==> flow/design.v <==
module seq_mult(d, done, clk, a, b, go, reset);
  parameter n=32, log2n=5;
  output [2*n-1:0] d;
  output reg done;
	input clk;
	input [n-1:0] a, b;
	input go, reset;
	reg c;
	reg [n-1:0] p, q, m;
	reg [log2n:0]count;
	reg [n:0] sum;
	reg [log2n:0] count_n;
	always @(posedge clk, posedge reset)
		if(reset == 1) begin
			done <= 0;
		end
    else if(reset == 0) begin
			if(go) begin
				c <= 0;
        p <= 0;
				q <= a;
				m <= b;
				done <= 0;
				count <= n;
      end
			else if (!done) begin
				if (q[0] == 0) begin
					sum = 0 + p; 
				end
				else begin
					sum = m + p; 
				end
				{c,p,q} <= {sum,q} >> 1;
				count_n = count - 1;
				count <= count_n;
				if (count_n == 0) begin
					done <= 1;
				end
			end
		end
	assign d = {p,q};
endmodule
# Step by step through the tools: seq_mult
# Module seq_mult before and after one edit of its RTL, step after step.
# Lines under "before" count in the file above, lines under "after" in the edited file.
# "change" is "after" less "before", of the values as shown; "change_rel_pct" is that difference over "before", in percent.
# Operators: Yosys type, input widths -> output width; for muxes data width and select width s.
# Library cell names are shortened.
# Not given: n/a
dict set report design {
  top_module {seq_mult}
  clk_port {clk}
  library {sky130hd}
  corner {tt_025C_1v80}
}

# Edit of the RTL
# Unified diff, file above to edited file.
# The edit is scripted: it alters the design's behaviour and was not made to optimise anything.
# begin of diff
@@ -10,5 +10,5 @@
 	reg [log2n:0]count;
 	reg [n:0] sum;
-	reg [log2n:0] count_n;
+	reg [log2n-1:0] count_n;
 	always @(posedge clk, posedge reset)
 		if(reset == 1) begin
# end of diff

# After elaboration
# Yosys after proc, flatten, opt, wreduce and memory -nomap, before mapping. Memory bits, and registers merged into a memory's read port (data or address), are not among the register bits. Print and check cells are not counted. Equal cells are merged and count once.
# element before after change change_rel_pct
set word_totals {}
lappend word_totals {register_bits 103 103 0 0.00}
lappend word_totals {output_inout_bits 65 65 0 0.00}
lappend word_totals {word_cells 20 20 0 0.00}
# element before after change change_rel_pct
set classes {}
lappend classes {addsub 2 2 0 0.00}
lappend classes {muxes 8 8 0 0.00}
lappend classes {n_reduce_logical 3 3 0 0.00}
lappend classes {n_eq 1 1 0 0.00}
lappend classes {bitwise 1 1 0 0.00}
# cell before after change change_rel_pct
set op_table {}
lappend op_table {{$logic_not 6->1} 1 0 -1 -100.00}
lappend op_table {{$sub 6x1->6 const B} 1 0 -1 -100.00}
lappend op_table {{$logic_not 5->1} 0 1 1 n/a}
lappend op_table {{$sub 5x1->5 const B} 0 1 1 n/a}
# Operator kinds equal on both sides are left out: 8.

# Logic depth
# Depth = most cells in a row (Yosys ltp): at word level without a register or memory, in the mapped netlist without a sequential cell, where the memories' decode and read muxes count.
# element before after change change_rel_pct
set depth {}
lappend depth {ltp_word 5 5 0 0.00}
lappend depth {ABC_AREA 0 0 n/a n/a}
lappend depth {depth_mapped 9 9 0 0.00}
lappend depth {depth_no_buf 9 9 0 0.00}

# Synthesis result
# Yosys stat after the flow's synthesis: flattened, memories mapped to cells. It holds for the ABC_AREA given above (unset counts as 0); a run with the other value may have another netlist.
# element before after change change_rel_pct
set mapped {}
lappend mapped {flip_flops 103 102 -1 -0.97}
lappend mapped {buf_cells 17 19 2 11.76}
lappend mapped {synth_area_um2 5855.6 5840.6 -15.0 -0.26}
lappend mapped {cell_count 491 497 6 1.22}
lappend mapped {seq_area_um2 3088.0 3057.9 -30.1 -0.97}
# type before after change change_rel_pct
set by_type {}
lappend by_type {o21ai_0 25 14 -11 -44.00}
lappend by_type {nand2_1 34 42 8 23.53}
lappend by_type {a32o_1 8 2 -6 -75.00}
lappend by_type {xor2_1 6 12 6 100.00}
lappend by_type {mux2i_1 9 14 5 55.56}
lappend by_type {clkbuf_1 8 13 5 62.50}
lappend by_type {a21oi_1 33 37 4 12.12}
lappend by_type {or3_1 9 5 -4 -44.44}
lappend by_type {o21ai_1 6 10 4 66.67}
lappend by_type {xnor2_1 13 10 -3 -23.08}
lappend by_type {a211oi_1 8 5 -3 -37.50}
lappend by_type {nand2b_1 7 4 -3 -42.86}
lappend by_type {a21oi_2 5 2 -3 -60.00}
lappend by_type {buf_2 4 1 -3 -75.00}
lappend by_type {a31oi_1 0 3 3 n/a}
lappend by_type {a21o_1 16 14 -2 -12.50}
lappend by_type {nor3_1 6 8 2 33.33}
lappend by_type {o21a_1 6 8 2 33.33}
# Cell types equal on both sides are left out: 11.
# The list need not be complete.

# Path before layout
# Source: OpenSTA report_checks on the synthesized netlist (no wires, ideal clock, input and output delay 20% of the period each), path of least setup slack; recovery checks are left aside. Register names are those of the netlist, which keeps one name where synthesis merged equal registers.
# element before after change change_rel_pct
set synth_path {}
lappend synth_path {kind {input to register} {input to register} n/a n/a}
lappend synth_path {start {input go} {input go} n/a n/a}
lappend synth_path {end {register count[0]} {register count[0]} n/a n/a}
lappend synth_path {tclk_ns 3.3 3.3 0.0 0.00}
lappend synth_path {n_path_buf 1 0 -1 -100.00}
lappend synth_path {path_stages 3 2 -1 -33.33}
lappend synth_path {arrival_time_ns 4.501 4.090 -0.411 -9.13}
lappend synth_path {launch_ns 0.660 0.660 0.000 0.00}
lappend synth_path {setup_slack_ns -1.723 -1.309 0.414 n/a}
lappend synth_path {setup_time_ns 0.522 0.520 -0.002 n/a}
lappend synth_path {path_delay_ns 4.363 3.950 -0.413 -9.47}
lappend synth_path {synth_period_reached_ns 5.023 4.609 -0.414 -8.24}
# "path_delay_ns" = arrival - input delay + setup time.
# "path_stages" counts driving pins, that of a launching flip-flop among them; a cell with two outputs on the path counts twice.
# "synth_period_reached_ns" is the clock period less the worst setup slack; recovery checks do not enter. This is arithmetic on one report: input and output delays are still those of the set period (20% each).
dict set report synth_between_before {
  path_cell_list {clkbuf_1 > inv_1 > a21oi_1}
  elab_chain_len 0
  cells_between 0
  cone_lines 0
}
# element line
set synth_lines_before {}
lappend synth_lines_before {{start: declaration} 7} ;# input go, reset;
lappend synth_lines_before {{end: assignment} 24} ;# count <= n;
lappend synth_lines_before {{end: assignment} 35} ;# count <= count_n;
lappend synth_lines_before {{end: declaration} 10} ;# reg [log2n:0]count;
dict set report synth_between_after {
  path_cell_list {inv_1 > a21oi_1}
  elab_chain_len 0
  cells_between 0
  cone_lines 0
}
# element line
set synth_lines_after {}
lappend synth_lines_after {{start: declaration} 7} ;# input go, reset;
lappend synth_lines_after {{end: assignment} 24} ;# count <= n;
lappend synth_lines_after {{end: assignment} 35} ;# count <= count_n;
lappend synth_lines_after {{end: declaration} 10} ;# reg [log2n:0]count;

# Path in the finished layout
# Path of least setup slack in the final report of the runs of pair 1 (OpenROAD, finished layout, wires in). Where an end is a register, its clock arrival counts in the times.
# element before after change change_rel_pct
set layout_path {}
lappend layout_path {kind {register to register} {register to register} n/a n/a}
lappend layout_path {start {register p[0]} {register p[0]} n/a n/a}
lappend layout_path {end {register p[27]} {register p[21]} n/a n/a}
lappend layout_path {n_path_buf 0 0 0 n/a}
lappend layout_path {path_stages 10 10 0 0.00}
lappend layout_path {launch_ns 0.36 0.35 -0.01 -2.78}
lappend layout_path {setup_slack_ns 0.13 0.20 0.07 n/a}
lappend layout_path {tclk_ns 2.94 2.94 0.00 0.00}
lappend layout_path {setup_time_ns 0.24 0.25 0.01 n/a}
lappend layout_path {arrival_time_ns 2.92 2.84 -0.08 -2.74}
# Between the ends stands the longest chain of elaborated cells between them, by number of cells; it is not shown to be the way that was timed. Of several equally long chains one is given.
# Each line given opens the expression or statement behind the cell; cells for indexed reads and writes are added by Yosys, which also makes memories of some case tables.
dict set report layout_between_before {
  path_cell_list {edfxtp_1 > ha_1 > fa_1 > a21o_1 > nand4_1 > a21oi_1 > o211ai_2 > a21oi_1 > or3_1 > a32o_1}
  elab_chain_len 3
  cells_between 3
  cone_lines 3
}
# element line
set layout_lines_before {}
lappend layout_lines_before {{start: declaration} 9} ;# reg [n-1:0] p, q, m;
lappend layout_lines_before {{start: assignment} 20} ;# p <= 0;
lappend layout_lines_before {{$add 32x32->33} 31} ;# sum = m + p;
lappend layout_lines_before {{$mux 33} 27} ;# if (q[0] == 0) begin
lappend layout_lines_before {{$mux 32} 26} ;# else if (!done) begin
lappend layout_lines_before {{end: assignment} 20}
lappend layout_lines_before {{end: declaration} 9}
dict set report layout_between_after {
  path_cell_list {edfxtp_1 > ha_1 > fa_2 > a211o_1 > nand4_1 > o211a_1 > o31ai_4 > a21oi_1 > nor4b_2 > a221o_1}
  elab_chain_len 3
  cells_between 3
  cone_lines 3
}
# element line
set layout_lines_after {}
lappend layout_lines_after {{start: declaration} 9} ;# reg [n-1:0] p, q, m;
lappend layout_lines_after {{start: assignment} 20} ;# p <= 0;
lappend layout_lines_after {{$add 32x32->33} 31} ;# sum = m + p;
lappend layout_lines_after {{$mux 33} 27} ;# if (q[0] == 0) begin
lappend layout_lines_after {{$mux 32} 26} ;# else if (!done) begin
lappend layout_lines_after {{end: assignment} 20}
lappend layout_lines_after {{end: declaration} 9}

# Layout results
# Both versions went through the flow (Yosys, OpenROAD) with the same settings in each pair. Constraints: input delay and output delay 20% of the set period each, output load 0.01 pF.
dict set report settings_pair_1 {
  CORE_UTILIZATION 40
  PLACE_DENSITY 0.6
  period_ns 2.94
  CAP_MARGIN 20
  CORE_MARGIN 2
  SLEW_MARGIN 20
}
# element before after change change_rel_pct
set measured_pair_1 {}
lappend measured_pair_1 {synthesis_area_um2 5855.6 5840.6 -15.0 -0.26}
lappend measured_pair_1 {fin_tns_ns 0.000 0.000 0.000 n/a}
lappend measured_pair_1 {clock_period_reached_ns 2.808 2.740 -0.068 -2.42}
lappend measured_pair_1 {total_die_area_um2 15622.5 15583.8 -38.7 -0.25}
lappend measured_pair_1 {power_uw 4181 4505 324 7.75}
lappend measured_pair_1 {layout_utilization_pct 53.8 53.9 0.1 n/a}
lappend measured_pair_1 {stdcell_area_um2 7754.9 7767.4 12.5 0.16}
lappend measured_pair_1 {final_setup_ws_ns 0.132 0.200 0.068 n/a}
dict set report settings_pair_2 {
  ABC_AREA 1
  CAP_MARGIN 0
  CELL_PAD_IN_SITES_DETAIL_PLACEMENT 0
  CORE_UTILIZATION 17
  MIN_ROUTING_LAYER {met2}
  PLACE_DENSITY_LB_ADDON 0.12
  SETUP_SLACK_MARGIN 1.13
  period_ns 4.5
  CORE_MARGIN 2
  SLEW_MARGIN 20
}
# element before after change change_rel_pct
set measured_pair_2 {}
lappend measured_pair_2 {synthesis_area_um2 6553.8 6532.5 -21.3 -0.33}
lappend measured_pair_2 {fin_tns_ns 0.000 0.000 0.000 n/a}
lappend measured_pair_2 {clock_period_reached_ns 2.775 2.467 -0.308 -11.10}
lappend measured_pair_2 {total_die_area_um2 40138.1 40010.0 -128.1 -0.32}
lappend measured_pair_2 {power_uw 2940 2926 -14 -0.48}
lappend measured_pair_2 {layout_utilization_pct 23.3 23.3 0.0 n/a}
lappend measured_pair_2 {stdcell_area_um2 8831.0 8787.2 -43.8 -0.50}
lappend measured_pair_2 {final_setup_ws_ns 1.725 2.033 0.308 n/a}
lappend measured_pair_2 {hold_worst_slack_ns 0.550 0.550 0.000 n/a}
# By "clock_period_reached_ns" is meant the clock period of the run minus its worst setup slack. This is arithmetic on one report: input and output delays are still those of the set period (20% each).
# "power_uw" rests on the timing tool's default activity at the inputs, not on a simulated workload.
